==> flow/design.v <==
module CORDIC_tanInv_sqrt(
    output [15:0] X0,   
    output [15:0] Y0,   
    output [15:0] Z0,   
    input  [15:0] Xin,
    input  [15:0] Yin,
    input  [15:0] Zin,   
    input  clk
);
    wire signed [15:0] x_reg [15:0];
    wire signed [15:0] y_reg [15:0];
    wire signed [15:0] z_reg [15:0];
    wire [15:0] x_reg_sh [15:0];
    wire [15:0] y_reg_sh [15:0];
    wire [15:0] sum_x [15:0];
    wire [15:0] sum_y [15:0];
    wire [15:0] sum_z [15:0];
    wire [15:0] y_co;
    wire [15:0] alpha[15:0];
    assign alpha[0]  = 16'h1921;
    assign alpha[1]  = 16'h0ed6;
    assign alpha[2]  = 16'h07d6;
    assign alpha[3]  = 16'h03fa;
    assign alpha[4]  = 16'h01ff;
    assign alpha[5]  = 16'h00ff;
    assign alpha[6]  = 16'h007f;
    assign alpha[7]  = 16'h003f;
    assign alpha[8]  = 16'h001f;
    assign alpha[9]  = 16'h000f;
    assign alpha[10] = 16'h0007;
    assign alpha[11] = 16'h0003;
    assign alpha[12] = 16'h0001;
    assign alpha[13] = 16'h0001;
    assign alpha[14] = 16'h0001;
    assign alpha[15] = 16'h0000;
    Register rx0(x_reg[0], Xin, clk);
    Register ry0(y_reg[0], Yin, clk);
    Register rz0(z_reg[0], Zin, clk);
    assign x_reg_sh[0] = x_reg[0] >>> 0;
    assign y_reg_sh[0] = y_reg[0] >>> 0;
    not n0(y_co[0], y_reg[0][15]);   
    adder_sub ax0(sum_x[0], , x_reg[0], y_reg_sh[0], y_reg[0][15]);
    adder_sub ay0(sum_y[0], , y_reg[0], x_reg_sh[0], y_co[0]);
    adder_sub az0(sum_z[0], , z_reg[0], alpha[0], y_reg[0][15]);
    genvar i;
    generate
        for (i=1; i<16; i=i+1) begin : vectoring_stages
            Register rx(x_reg[i], sum_x[i-1], clk);
            Register ry(y_reg[i], sum_y[i-1], clk);
            Register rz(z_reg[i], sum_z[i-1], clk);
            assign x_reg_sh[i] = x_reg[i] >>> i;
            assign y_reg_sh[i] = y_reg[i] >>> i;
            not yn(y_co[i], y_reg[i][15]);
            adder_sub ax(sum_x[i], , x_reg[i], y_reg_sh[i], y_reg[i][15]);
            adder_sub ay(sum_y[i], , y_reg[i], x_reg_sh[i], y_co[i]);
            adder_sub az(sum_z[i], , z_reg[i], alpha[i], y_reg[i][15]);
        end
    endgenerate
    Register rx16(X0, sum_x[15], clk);
    Register ry16(Y0, sum_y[15], clk);
    Register rz16(Z0, sum_z[15], clk);
endmodule
module adder_sub(
    output signed [15:0] sum,
    output               carry,     
    input  signed [15:0] in1,
    input  signed [15:0] in2,
    input                cin        
);
    assign carry = 0;   
    assign sum = cin ? (in1 - in2) : (in1 + in2);
endmodule
module Register(
    output reg [15:0] q,
    input      [15:0] d,
    input             clk
);
    always @(posedge clk) begin
        q <= d;
    end
endmodule
From RTL to reports: CORDIC_tanInv_sqrt
Tool output for the design above, in the order of the flow.
Lines are those of the file above, counted from 1.
Operators: Yosys type, input widths -> output width; for muxes data width and select width s.
A cell with n/a has no value.
Design
  top module: CORDIC_tanInv_sqrt
  clock: clk
  library: sky130hd
  timing corner: tt_025C_1v80

After elaboration
Source: Yosys, flattened and elaborated. Widths are those after wreduce; folded enables and synchronous resets count as part of the registers. Registers that Yosys merges into a memory's read port (data or address) are not register bits. Print and check cells do not count. Equal cells are merged and count once.
Storage and ports
  cells after elaboration: 191
  bits of input ports: 49
  bits in registers: 816
Operators by class
  muxes and demuxes: 47
  add/subtract/negate cells: 93
Operators with widths (count)
  $mux 16: 47
  $add 16x2->16 const B: 3
  $sub 16x2->16 const B: 3
  $add 16x1->16: 2
  $sub 16x1->16: 2
  $add 16x10->16: 2
  $sub 16x10->16: 2
  $add 16x11->16: 2
  $sub 16x11->16: 2
  $add 16x12->16: 2
  $sub 16x12->16: 2
  $add 16x13->16: 2
  $sub 16x13->16: 2
  $add 16x14->16: 2
  $sub 16x14->16: 2
  $add 16x15->16: 2
  $sub 16x15->16: 2
  $sub 16x16->16: 2
  $add 16x2->16: 2
  $sub 16x2->16: 2
  $add 16x3->16: 2
  $sub 16x3->16: 2
  $add 16x4->16: 2
  $sub 16x4->16: 2
  $add 16x5->16: 2
  $sub 16x5->16: 2
  $add 16x6->16: 2
  $sub 16x6->16: 2
Other operator kinds: 31; their cells: 37.

Longest topological paths
Depth = most cells in a row (Yosys ltp): at word level without a register or memory, in the mapped netlist without a sequential cell, where the memories' decode and read muxes count.
Logic depth
  word-level depth: 2
  ABC_AREA: 0
  gate-level depth with buffers: 16
  mapped depth without buffers: 16

Netlist
The flow's flattened synthesis, as Yosys stat reports it; memories are mapped. The netlist is that of the ABC_AREA named above (0 if unset); the other value can give another one.
The area totals of this step are shown rounded.
Cells by type
  sky130_fd_sc_hd__dfxtp_1: count 815, area in all 1.63E+04 sq um
  sky130_fd_sc_hd__ha_1: count 775, area in all 9696.8 sq um
  sky130_fd_sc_hd__xnor2_1: count 527, area in all 4.62E+03 sq um
  sky130_fd_sc_hd__a21oi_1: count 589, area in all 2.95E+03 sq um
  sky130_fd_sc_hd__xor2_1: count 246, area in all 2.15E+03 sq um
  sky130_fd_sc_hd__a21o_1: count 226, area in all 1.7E+03 sq um
  sky130_fd_sc_hd__nor2_1: count 437, area in all 1.64E+03 sq um
  sky130_fd_sc_hd__o21ai_0: count 301, area in all 1.51E+03 sq um
  sky130_fd_sc_hd__inv_1: count 330, area in all 1.24E+03 sq um
  sky130_fd_sc_hd__nand2_1: count 271, area in all 1.02E+03 sq um
  sky130_fd_sc_hd__fa_1: count 48, area in all 960.922 sq um
  sky130_fd_sc_hd__o21a_1: count 121, area in all 908.371 sq um
  sky130_fd_sc_hd__nand2b_1: count 102, area in all 638.112 sq um
  sky130_fd_sc_hd__nor3_1: count 108, area in all 540.518 sq um
  sky130_fd_sc_hd__nor2b_1: count 75, area in all 469.2 sq um
  sky130_fd_sc_hd__o21bai_1: count 59, area in all 442.925 sq um
  sky130_fd_sc_hd__nand3_1: count 78, area in all 390.374 sq um
  sky130_fd_sc_hd__a31oi_1: count 57, area in all 356.592 sq um
Other cell types: 62; their cells: 631.
Synthesis totals
  mapped flip-flops: 815
  cell area after synthesis: 52200 sq um
  buffers: 66
  sequential part of the area: 16300 sq um
  cells in the netlist: 5796
The figures by module come from a second, unflattened synthesis with its own total; it is not the netlist above.
Unflattened totals
  cell total of the unflattened synthesis: 7458
  area total of the unflattened synthesis: 64400 sq um
Each row is one instance without its submodules.
Modules
  adder_sub: cells 138, seq. area 0.0 sq um, instances 48, area 1000 sq um
  Register: cells 16, seq. area 320 sq um, instances 51, area 320 sq um
  CORDIC_tanInv_sqrt: cells 18, seq. area 0.0 sq um, instances 1, area 67.6 sq um

Timing after synthesis
Path of least setup slack by OpenSTA after synthesis, without wires, with an ideal clock, recovery checks aside; 20% of the period is set as input and as output delay. Where synthesis merged equal registers, the netlist keeps one of their names.
Path after synthesis
  path kind: reg2reg
  start point: reg vectoring_stages[14].ry.q[15]
  end point: reg vectoring_stages[15].ry.q[12]
  path slack: 3.413 ns
  time at the first pin: 0.000 ns
  stages: 12
  setup time: 0.072 ns
  data arrival time: 3.515 ns
  delay of the path: 3.587 ns
  period: 7.0 ns
  path buffers: 0
  period reached after synthesis: 3.587 ns
"delay of the path" = arrival - input delay + setup time.
"stages": output pins that drive a net of the path, with the launching flip-flop's if there is one; two outputs of one cell count as two.
"period reached after synthesis" = period - worst setup slack (recovery checks aside). The figure is calculated, with input and output delays left at 20% of the set period.
The rows between start and end are the longest chain of elaborated cells between them; the timing report does not say that the signal goes this way. Where chains are equally long, one stands for them.
A line is the first line of the expression or statement that the cell stems from. Yosys adds cells for indexed reads and writes and turns some case tables into memories.
Between the ends, after synthesis
  path through: sky130_fd_sc_hd__dfxtp_1 sky130_fd_sc_hd__inv_1 sky130_fd_sc_hd__o21ai_0 sky130_fd_sc_hd__ha_1 sky130_fd_sc_hd__a21o_1 sky130_fd_sc_hd__a21oi_1 sky130_fd_sc_hd__o21bai_1 sky130_fd_sc_hd__o311ai_0 sky130_fd_sc_hd__a21boi_0 sky130_fd_sc_hd__o21a_1 sky130_fd_sc_hd__nor2_1 sky130_fd_sc_hd__xnor2_1
  length of the longest elaborated chain: 1
  elaborated cells on any way between the ends: 1
  classes of those cells: 1 x mux
Ends and longest elaborated chain, after synthesis
  from (decl): RTL line 74  | output reg [15:0] q,
  from (assign): RTL line 79  | q <= d;
  $mux 16: RTL line 71  | assign sum = cin ? (in1 - in2) : (in1 + in2);
  to (assign): RTL line 79
  to (decl): RTL line 74

Worst path after layout
Path of least setup slack in the final report of flow run 1 (OpenROAD, finished layout, wires in). Where an end is a register, its clock arrival counts in the times.
Path post-layout
  path kind: reg2reg
  start point: reg vectoring_stages[11].rx.q[14]
  end point: reg vectoring_stages[12].ry.q[15]
  path slack: 0.09 ns
  stages: 16
  setup time: 0.08 ns
  data arrival time: 3.67 ns
  period: 3.14 ns
  path buffers: 2
  time at the first pin: 0.70 ns
The rows between start and end are the longest chain of elaborated cells between them; the timing report does not say that the signal goes this way. Where chains are equally long, one stands for them.
Between the ends, post-layout
  path through: sky130_fd_sc_hd__dfxtp_1 sky130_fd_sc_hd__nor2_2 sky130_fd_sc_hd__buf_4 sky130_fd_sc_hd__nand2_1 sky130_fd_sc_hd__ha_1 sky130_fd_sc_hd__a21oi_2 sky130_fd_sc_hd__ha_1 sky130_fd_sc_hd__a21oi_4 sky130_fd_sc_hd__o211ai_1 sky130_fd_sc_hd__and3_1 sky130_fd_sc_hd__a221o_1 sky130_fd_sc_hd__a21oi_2 sky130_fd_sc_hd__o21ai_2 sky130_fd_sc_hd__buf_4 sky130_fd_sc_hd__and4_1 sky130_fd_sc_hd__nor3_1
  length of the longest elaborated chain: 2
  elaborated cells on any way between the ends: 3
  classes of those cells: 2 x add/sub; 1 x mux
Ends and longest elaborated chain, post-layout
  from (decl): RTL line 74  | output reg [15:0] q,
  from (assign): RTL line 79  | q <= d;
  $sub 16x5->16: RTL line 71  | assign sum = cin ? (in1 - in2) : (in1 + in2);
  $mux 16: RTL line 71
  to (assign): RTL line 79
  to (decl): RTL line 74

Ticket comment

Stored flow runs of CORDIC_tanInv_sqrt (2 of them; Yosys, OpenROAD, sky130hd). They differ in their settings and are not a sequence. Constraints: input delay and output delay 20% of the set period each, output load 0.01 pF.
"achieved clock period" is the run's clock period less its worst setup slack. It is reckoned from that one timing run; input and output delays stay at 20% of the period that was set.
"worst setup path time" means the part of the period allowed to the worst setup path (the constraints hold back 20% at inputs and 20% at outputs) less its slack; where the path has registers, the arrival times of their clocks count too.
The results are shown rounded.

Flow run 1
==> flow/run.sh <==
#!/bin/bash
# the make line also repeats the synthesis and layout settings of config.mk as NAME=value (left out here)
make -C /OpenROAD-flow-scripts/flow DESIGN_CONFIG=/design/flow/config.mk WORK_HOME=/design/flow/orfs CLKGATE_MAP_FILE= finish
==> flow/config.mk <==
export PLATFORM = sky130hd
export DESIGN_NAME = CORDIC_tanInv_sqrt
export DESIGN_NICKNAME = CORDIC_tanInv_sqrt
export VERILOG_FILES = /design/flow/design.v
export SDC_FILE = /design/flow/constraint.sdc
export NUM_CORES = 4
export LEC_CHECK = 0
export CAP_MARGIN = 15
export CORE_ASPECT_RATIO = 1.65
export CORE_MARGIN = 2
export CORE_UTILIZATION = 45
export CTS_CLUSTER_DIAMETER = 361
export GPL_ROUTABILITY_DRIVEN = 1
export MAX_ROUTING_LAYER = met4
export SLEW_MARGIN = 10
==> flow/constraint.sdc <==
create_clock -name core_clock -period 3.14 [get_ports {clk}]
set_input_delay 0.6280 -clock core_clock [delete_from_list [all_inputs] [get_ports {clk}]]
set_output_delay 0.6280 -clock core_clock [all_outputs]
set_load 0.01 [all_outputs]

==> results of flow run 1 <==
chip area after synthesis (Yosys): 52200 sq um
die area: 119000 sq um
standard-cell area of the final layout: 62800 sq um
utilization: 54.6 %
worst setup slack after layout: 0.090 ns
total negative slack: 0.000 ns
worst hold slack: 0.314 ns
achieved clock period: 3.050 ns
worst setup path time: 3.05 ns
worst setup path kind: reg2reg

Flow run 2
==> flow/run.sh <==
#!/bin/bash
# the make line also repeats the synthesis and layout settings of config.mk as NAME=value (left out here)
make -C /OpenROAD-flow-scripts/flow DESIGN_CONFIG=/design/flow/config.mk WORK_HOME=/design/flow/orfs CLKGATE_MAP_FILE= finish
==> flow/config.mk <==
export PLATFORM = sky130hd
export DESIGN_NAME = CORDIC_tanInv_sqrt
export DESIGN_NICKNAME = CORDIC_tanInv_sqrt
export VERILOG_FILES = /design/flow/design.v
export SDC_FILE = /design/flow/constraint.sdc
export NUM_CORES = 4
export LEC_CHECK = 0
export CAP_MARGIN = 15
export CELL_PAD_IN_SITES_DETAIL_PLACEMENT = 1
export CELL_PAD_IN_SITES_GLOBAL_PLACEMENT = 3
export CORE_ASPECT_RATIO = 1.7
export CORE_MARGIN = 8
export CORE_UTILIZATION = 45
export CTS_CLUSTER_DIAMETER = 299
export CTS_CLUSTER_SIZE = 100
export GPL_ROUTABILITY_DRIVEN = 1
export MAX_ROUTING_LAYER = met4
export PLACE_DENSITY_LB_ADDON = 0.24
export SLEW_MARGIN = 15
export TNS_END_PERCENT = 35
==> flow/constraint.sdc <==
create_clock -name core_clock -period 3.04 [get_ports {clk}]
set_input_delay 0.6080 -clock core_clock [delete_from_list [all_inputs] [get_ports {clk}]]
set_output_delay 0.6080 -clock core_clock [all_outputs]
set_load 0.01 [all_outputs]

==> results of flow run 2 <==
chip area after synthesis (Yosys): 52200 sq um
die area: 128000 sq um
standard-cell area of the final layout: 63600 sq um
utilization: 55.0 %
worst setup slack after layout: -0.193 ns
total negative slack: -0.707 ns
worst hold slack: 0.245 ns
achieved clock period: 3.233 ns
worst setup path time: 3.23 ns
worst setup path kind: reg2reg
